==> flow/design.v <==
module sig_altmult_add
(
	input signed [15:0] dataa, datab, datac, datad,
	input 		clock, aclr,
	output reg 	[32:0] result
);
	reg signed	[15:0] dataa_reg, datab_reg, datac_reg, datad_reg;
	reg signed	[31:0] mult0_result, mult1_result;
	always @ (posedge clock or posedge aclr) begin
    	if (aclr) begin
			dataa_reg <= {16{1'b0}};
			datab_reg <= {16{1'b0}};
			datac_reg <= {16{1'b0}};
			datad_reg <= {16{1'b0}};
			mult0_result <= {32{1'b0}};
			mult1_result <= {32{1'b0}};
			result <= {33{1'b0}};
		end
		else begin
			dataa_reg <= dataa;
			datab_reg <= datab;
			datac_reg <= datac;
			datad_reg <= datad;
			mult0_result <= dataa_reg * datab_reg;
			mult1_result <= datac_reg * datad_reg;
			result <= mult0_result + mult1_result;
		end
	end
endmodule
---- Step by step through the tools: sig_altmult_add ----
Module sig_altmult_add before and after one edit of its RTL, step after step.
"unedited" refers to lines of the RTL above, "edited" to lines of the edited file.
"change" is "edited" less "unedited", of the values as shown; "relative change" is that difference over "unedited", in percent.
Not given: -
inputs
  top module .............................. sig_altmult_add
  clock input ............................. clock
  standard-cell library ................... sky130hd
  timing corner ........................... tt_025C_1v80

---- Diff ----
Unified diff, file above to edited file.
The edit is scripted: it alters the design's behaviour and was not made to optimise anything.
begin of diff
@@ -3,6 +3,8 @@
 	input signed [15:0] dataa, datab, datac, datad,
 	input 		clock, aclr,
-	output reg 	[32:0] result
+	output reg 	[32:0] result_o
 );
+	reg [32:0] result;
+	always @(posedge clock) result_o <= result;
 	reg signed	[15:0] dataa_reg, datab_reg, datac_reg, datad_reg;
 	reg signed	[31:0] mult0_result, mult1_result;
end of diff

---- Elaborated design ----
Counts by Yosys on the flattened word-level netlist (proc, flatten, opt, wreduce; memories kept). Register bits leave out memories and registers merged into their read ports (data or address); mux counts leave out enables and synchronous resets folded into registers. Print and check cells are left out. Cells with the same type and inputs are merged into one.
word-level totals
  item                   unedited  edited  change  relative change (%)
  output and inout bits  33        33      0       0.00
  register bits          161       194     +33     +20.50
  word-level cells       10        11      +1      +10.00
  input port bits        66        66      0       0.00
cells by class
  item                   unedited  edited  change  relative change (%)
  add/sub/neg operators  1         1       0       0.00
  multiply operators     2         2       0       0.00
Operator kinds equal on both sides are left out: 2.

---- Longest topological paths ----
Yosys ltp: most cells in a row. Word level: on the elaborated netlist, between registers, memories and ports. Mapped: between sequential cells and ports; inverters and the memories' decode and read muxes count.
logic depth
  item                          unedited  edited  change  relative change (%)
  depth after elaboration       1         1       0       0.00
  ABC_AREA                      0         0       -       -
  depth in mapped cells         24        24      0       0.00
  mapped depth without buffers  23        23      0       0.00

---- Netlist ----
Source: synth_stat.txt of the flow (Yosys; design flattened, memories mapped). It holds for the ABC_AREA given above (unset counts as 0); a run with the other value may have another netlist.
cell types
  type                        unedited  edited  change  relative change (%)
  sky130_fd_sc_hd__dfxtp_1    0         33      +33     -
  sky130_fd_sc_hd__a21oi_1    59        69      +10     +16.95
  sky130_fd_sc_hd__nand2_1    275       284     +9      +3.27
  sky130_fd_sc_hd__nor2_1     75        66      -9      -12.00
  sky130_fd_sc_hd__xnor2_1    66        72      +6      +9.09
  sky130_fd_sc_hd__o21a_1     15        9       -6      -40.00
  sky130_fd_sc_hd__a31oi_1    13        8       -5      -38.46
  sky130_fd_sc_hd__a211oi_1   10        15      +5      +50.00
  sky130_fd_sc_hd__nand4_1    8         3       -5      -62.50
  sky130_fd_sc_hd__a21o_1     37        33      -4      -10.81
  sky130_fd_sc_hd__o221ai_1   4         0       -4      -100.00
  sky130_fd_sc_hd__xor2_1     23        20      -3      -13.04
  sky130_fd_sc_hd__mux2i_1    5         2       -3      -60.00
  sky130_fd_sc_hd__o31ai_1    4         1       -3      -75.00
  sky130_fd_sc_hd__a2111oi_2  3         0       -3      -100.00
  sky130_fd_sc_hd__a211o_1    2         5       +3      +150.00
  sky130_fd_sc_hd__nor4_1     2         5       +3      +150.00
  sky130_fd_sc_hd__nor3b_1    1         4       +3      +300.00
Cell types equal on both sides are left out: 13.
Not every row of either side is listed.
synthesis totals
  item                  unedited  edited   change  relative change (%)
  mapped cells          2596      2631     +35     +1.35
  flip-flop cells       161       194      +33     +20.50
  synthesis area (um2)  25525.7   26210.1  +684.4  +2.68
  buffers               76        73       -3      -3.95

---- Worst setup path after synthesis ----
Source: OpenSTA report_checks on the synthesized netlist (no wires, ideal clock, input and output delay 20% of the period each), path of least setup slack; recovery checks are left aside. Register names are those of the netlist, which keeps one name where synthesis merged equal registers.
timing path after synthesis
  item                           unedited                   edited                     change  relative change (%)
  path kind                      reg2reg                    reg2reg                    -       -
  start                          register datac_reg[15]     register datac_reg[7]      -       -
  end                            register mult1_result[31]  register mult1_result[30]  -       -
  required time (ns)             6.920                      6.865                      -0.055  -0.79
  path slack (ns)                0.721                      1.057                      +0.336  -
  arrival time (ns)              6.199                      5.808                      -0.391  -6.31
  path delay (ns)                6.279                      5.943                      -0.336  -5.35
  stages on the path             22                         23                         +1      +4.55
  library setup time (ns)        0.080                      0.135                      +0.055  -
  clock period (ns)              7.0                        7.0                        0.0     0.00
  synthesis period reached (ns)  6.279                      5.943                      -0.336  -5.35
"path delay" is the arrival time less input delay plus setup time.
"stages on the path" counts driving pins, that of a launching flip-flop among them; a cell with two outputs on the path counts twice.
"synthesis period reached" is the clock period less the worst setup slack; recovery checks do not enter. This is arithmetic on one report: input and output delays are still those of the set period (20% each).
The rows between start and end are the longest chain of elaborated cells between them; the timing report does not say that the signal goes this way. Where chains are equally long, one stands for them.
A line is the first line of the expression or statement that the cell stems from. Yosys adds cells for indexed reads and writes and turns some case tables into memories.
on the way, after synthesis, unedited
  cells stage by stage .................... sky130_fd_sc_hd__dfrtp_1 > sky130_fd_sc_hd__clkbuf_1 > sky130_fd_sc_hd__nand2_1 > sky130_fd_sc_hd__inv_1 > sky130_fd_sc_hd__fa_1 > sky130_fd_sc_hd__fa_1 > sky130_fd_sc_hd__fa_1 > sky130_fd_sc_hd__fa_1 > sky130_fd_sc_hd__fa_1 > sky130_fd_sc_hd__inv_1 > sky130_fd_sc_hd__fa_1 > sky130_fd_sc_hd__inv_1 > sky130_fd_sc_hd__ha_1 > sky130_fd_sc_hd__clkbuf_1 > sky130_fd_sc_hd__o21a_1 > sky130_fd_sc_hd__o21ai_0 > sky130_fd_sc_hd__o221a_2 > sky130_fd_sc_hd__a21boi_0 > sky130_fd_sc_hd__a2111oi_2 > sky130_fd_sc_hd__o31ai_1 > sky130_fd_sc_hd__a21oi_1 > sky130_fd_sc_hd__xnor2_1
  cells in the longest elaborated chain ... 1
RTL lines, path after synthesis, unedited
  item                          RTL line  text
  from (decl)                   7         reg signed [15:0] dataa_reg, datab_reg, datac_reg, datad_reg;
  from (assign)                 13        datac_reg <= {16{1'b0}};
  from (assign)                 22        datac_reg <= datac;
  multiplier 16 x 16 -> 32 bit  25        mult1_result <= datac_reg * datad_reg;
  to (assign)                   16        mult1_result <= {32{1'b0}};
  to (assign)                   25
  to (decl)                     8         reg signed [31:0] mult0_result, mult1_result;
on the way, after synthesis, edited
  cells stage by stage .................... sky130_fd_sc_hd__dfrtp_1 > sky130_fd_sc_hd__clkbuf_1 > sky130_fd_sc_hd__nand2_1 > sky130_fd_sc_hd__fa_1 > sky130_fd_sc_hd__inv_1 > sky130_fd_sc_hd__fa_1 > sky130_fd_sc_hd__inv_1 > sky130_fd_sc_hd__fa_1 > sky130_fd_sc_hd__inv_1 > sky130_fd_sc_hd__fa_1 > sky130_fd_sc_hd__fa_1 > sky130_fd_sc_hd__inv_1 > sky130_fd_sc_hd__fa_1 > sky130_fd_sc_hd__inv_1 > sky130_fd_sc_hd__ha_1 > sky130_fd_sc_hd__nand2_1 > sky130_fd_sc_hd__or3_1 > sky130_fd_sc_hd__nand4bb_1 > sky130_fd_sc_hd__a211o_1 > sky130_fd_sc_hd__a21oi_1 > sky130_fd_sc_hd__and4b_1 > sky130_fd_sc_hd__o21ai_0 > sky130_fd_sc_hd__nand3b_1
  cells in the longest elaborated chain ... 1
RTL lines, path after synthesis, edited
  item                          RTL line  text
  from (decl)                   9         reg signed [15:0] dataa_reg, datab_reg, datac_reg, datad_reg;
  from (assign)                 15        datac_reg <= {16{1'b0}};
  from (assign)                 24        datac_reg <= datac;
  multiplier 16 x 16 -> 32 bit  27        mult1_result <= datac_reg * datad_reg;
  to (assign)                   18        mult1_result <= {32{1'b0}};
  to (assign)                   27
  to (decl)                     10        reg signed [31:0] mult0_result, mult1_result;

---- Worst path after layout ----
From the final timing report of the runs of pair A: the path of least setup slack in the routed layout; clock arrival at registers is part of the times.
timing path after layout
  item                     unedited                   edited                     change  relative change (%)
  path kind                reg2reg                    reg2reg                    -       -
  start                    register dataa_reg[11]     register datac_reg[3]      -       -
  end                      register mult0_result[28]  register mult1_result[30]  -       -
  arrival time (ns)        6.84                       6.85                       +0.01   +0.15
  clock period (ns)        6.78                       6.78                       0.00    0.00
  stages on the path       19                         21                         +2      +10.53
  path slack (ns)          0.29                       0.30                       +0.01   -
  library setup time (ns)  0.13                       0.13                       0.00    -
  required time (ns)       7.13                       7.16                       +0.03   +0.42
The rows between start and end are the longest chain of elaborated cells between them; the timing report does not say that the signal goes this way. Where chains are equally long, one stands for them.
on the way, after layout, unedited
  cells stage by stage .................... sky130_fd_sc_hd__dfrtp_1 > sky130_fd_sc_hd__nand2_1 > sky130_fd_sc_hd__fa_1 > sky130_fd_sc_hd__fa_1 > sky130_fd_sc_hd__fa_1 > sky130_fd_sc_hd__inv_1 > sky130_fd_sc_hd__fa_1 > sky130_fd_sc_hd__fa_1 > sky130_fd_sc_hd__inv_1 > sky130_fd_sc_hd__fa_1 > sky130_fd_sc_hd__inv_1 > sky130_fd_sc_hd__ha_1 > sky130_fd_sc_hd__a2111o_1 > sky130_fd_sc_hd__or3_1 > sky130_fd_sc_hd__nand4_1 > sky130_fd_sc_hd__o21bai_1 > sky130_fd_sc_hd__a221oi_1 > sky130_fd_sc_hd__o41ai_1 > sky130_fd_sc_hd__xor2_1
  cells in the longest elaborated chain ... 1
RTL lines, path after layout, unedited
  item                          RTL line  text
  from (decl)                   7         reg signed [15:0] dataa_reg, datab_reg, datac_reg, datad_reg;
  from (assign)                 11        dataa_reg <= {16{1'b0}};
  from (assign)                 20        dataa_reg <= dataa;
  multiplier 16 x 16 -> 32 bit  24        mult0_result <= dataa_reg * datab_reg;
  to (assign)                   15        mult0_result <= {32{1'b0}};
  to (assign)                   24
  to (decl)                     8         reg signed [31:0] mult0_result, mult1_result;
on the way, after layout, edited
  cells stage by stage .................... sky130_fd_sc_hd__dfrtp_1 > sky130_fd_sc_hd__and2_1 > sky130_fd_sc_hd__fa_1 > sky130_fd_sc_hd__inv_1 > sky130_fd_sc_hd__fa_1 > sky130_fd_sc_hd__inv_1 > sky130_fd_sc_hd__fa_1 > sky130_fd_sc_hd__fa_1 > sky130_fd_sc_hd__fa_1 > sky130_fd_sc_hd__inv_1 > sky130_fd_sc_hd__fa_1 > sky130_fd_sc_hd__inv_1 > sky130_fd_sc_hd__ha_1 > sky130_fd_sc_hd__nand2_1 > sky130_fd_sc_hd__or3_1 > sky130_fd_sc_hd__nand4bb_1 > sky130_fd_sc_hd__a211o_1 > sky130_fd_sc_hd__a21oi_1 > sky130_fd_sc_hd__and4b_1 > sky130_fd_sc_hd__o21ai_0 > sky130_fd_sc_hd__nand3b_1
  cells in the longest elaborated chain ... 1
RTL lines, path after layout, edited
  item                          RTL line  text
  from (decl)                   9         reg signed [15:0] dataa_reg, datab_reg, datac_reg, datad_reg;
  from (assign)                 15        datac_reg <= {16{1'b0}};
  from (assign)                 24        datac_reg <= datac;
  multiplier 16 x 16 -> 32 bit  27        mult1_result <= datac_reg * datad_reg;
  to (assign)                   18        mult1_result <= {32{1'b0}};
  to (assign)                   27
  to (decl)                     10        reg signed [31:0] mult0_result, mult1_result;

---- Layout results ----
Both versions went through the flow (Yosys, OpenROAD) with the same settings in each pair. Constraints: input delay and output delay 20% of the set period each, output load 0.01 pF.
flow settings, pair A
  CORE_UTILIZATION ........................ 40
  period_ns ............................... 6.78
  CAP_MARGIN .............................. 20
  CORE_MARGIN ............................. 2
  SLEW_MARGIN ............................. 20
measured results, pair A
  item                                       unedited  edited   change   relative change (%)
  period reached (ns)                        6.493     6.477    -0.016   -0.25
  utilization after layout                   0.447     0.448    +0.001   -
  lowest hold slack (ns)                     0.486     0.346    -0.140   -
  die size (um2)                             65851.3   67589.6  +1738.3  +2.64
  total negative slack on setup checks (ns)  0.000     0.000    0.000    -
  area of the synthesized netlist (um2)      25525.7   26210.1  +684.4   +2.68
  standard-cell area after routing (um2)     28189.5   28939.0  +749.5   +2.66
  worst setup slack after layout (ns)        0.287     0.303    +0.016   -
flow settings, pair B
  CELL_PAD_IN_SITES_GLOBAL_PLACEMENT ...... 2
  CORE_UTILIZATION ........................ 21
  GPL_TIMING_DRIVEN ....................... 1
  MIN_ROUTING_LAYER ....................... met2
  PLACE_DENSITY_LB_ADDON .................. 0.01
  SLEW_MARGIN ............................. 30
  period_ns ............................... 7.58
  CAP_MARGIN .............................. 20
  CORE_MARGIN ............................. 2
measured results, pair B
  item                                       unedited  edited    change   relative change (%)
  period reached (ns)                        7.131     7.090     -0.041   -0.57
  utilization after layout                   0.242     0.24      -0.002   -
  lowest hold slack (ns)                     0.508     0.343     -0.165   -
  die size (um2)                             124355.0  127653.0  +3298.0  +2.65
  total negative slack on setup checks (ns)  0.000     0.000     0.000    -
  area of the synthesized netlist (um2)      25525.7   26210.1   +684.4   +2.68
  standard-cell area after routing (um2)     29090.4   29769.8   +679.4   +2.34
  worst setup slack after layout (ns)        0.449     0.490     +0.041   -
"period reached" = clock period - worst setup slack. The figure is calculated, with input and output delays left at 20% of the set period.
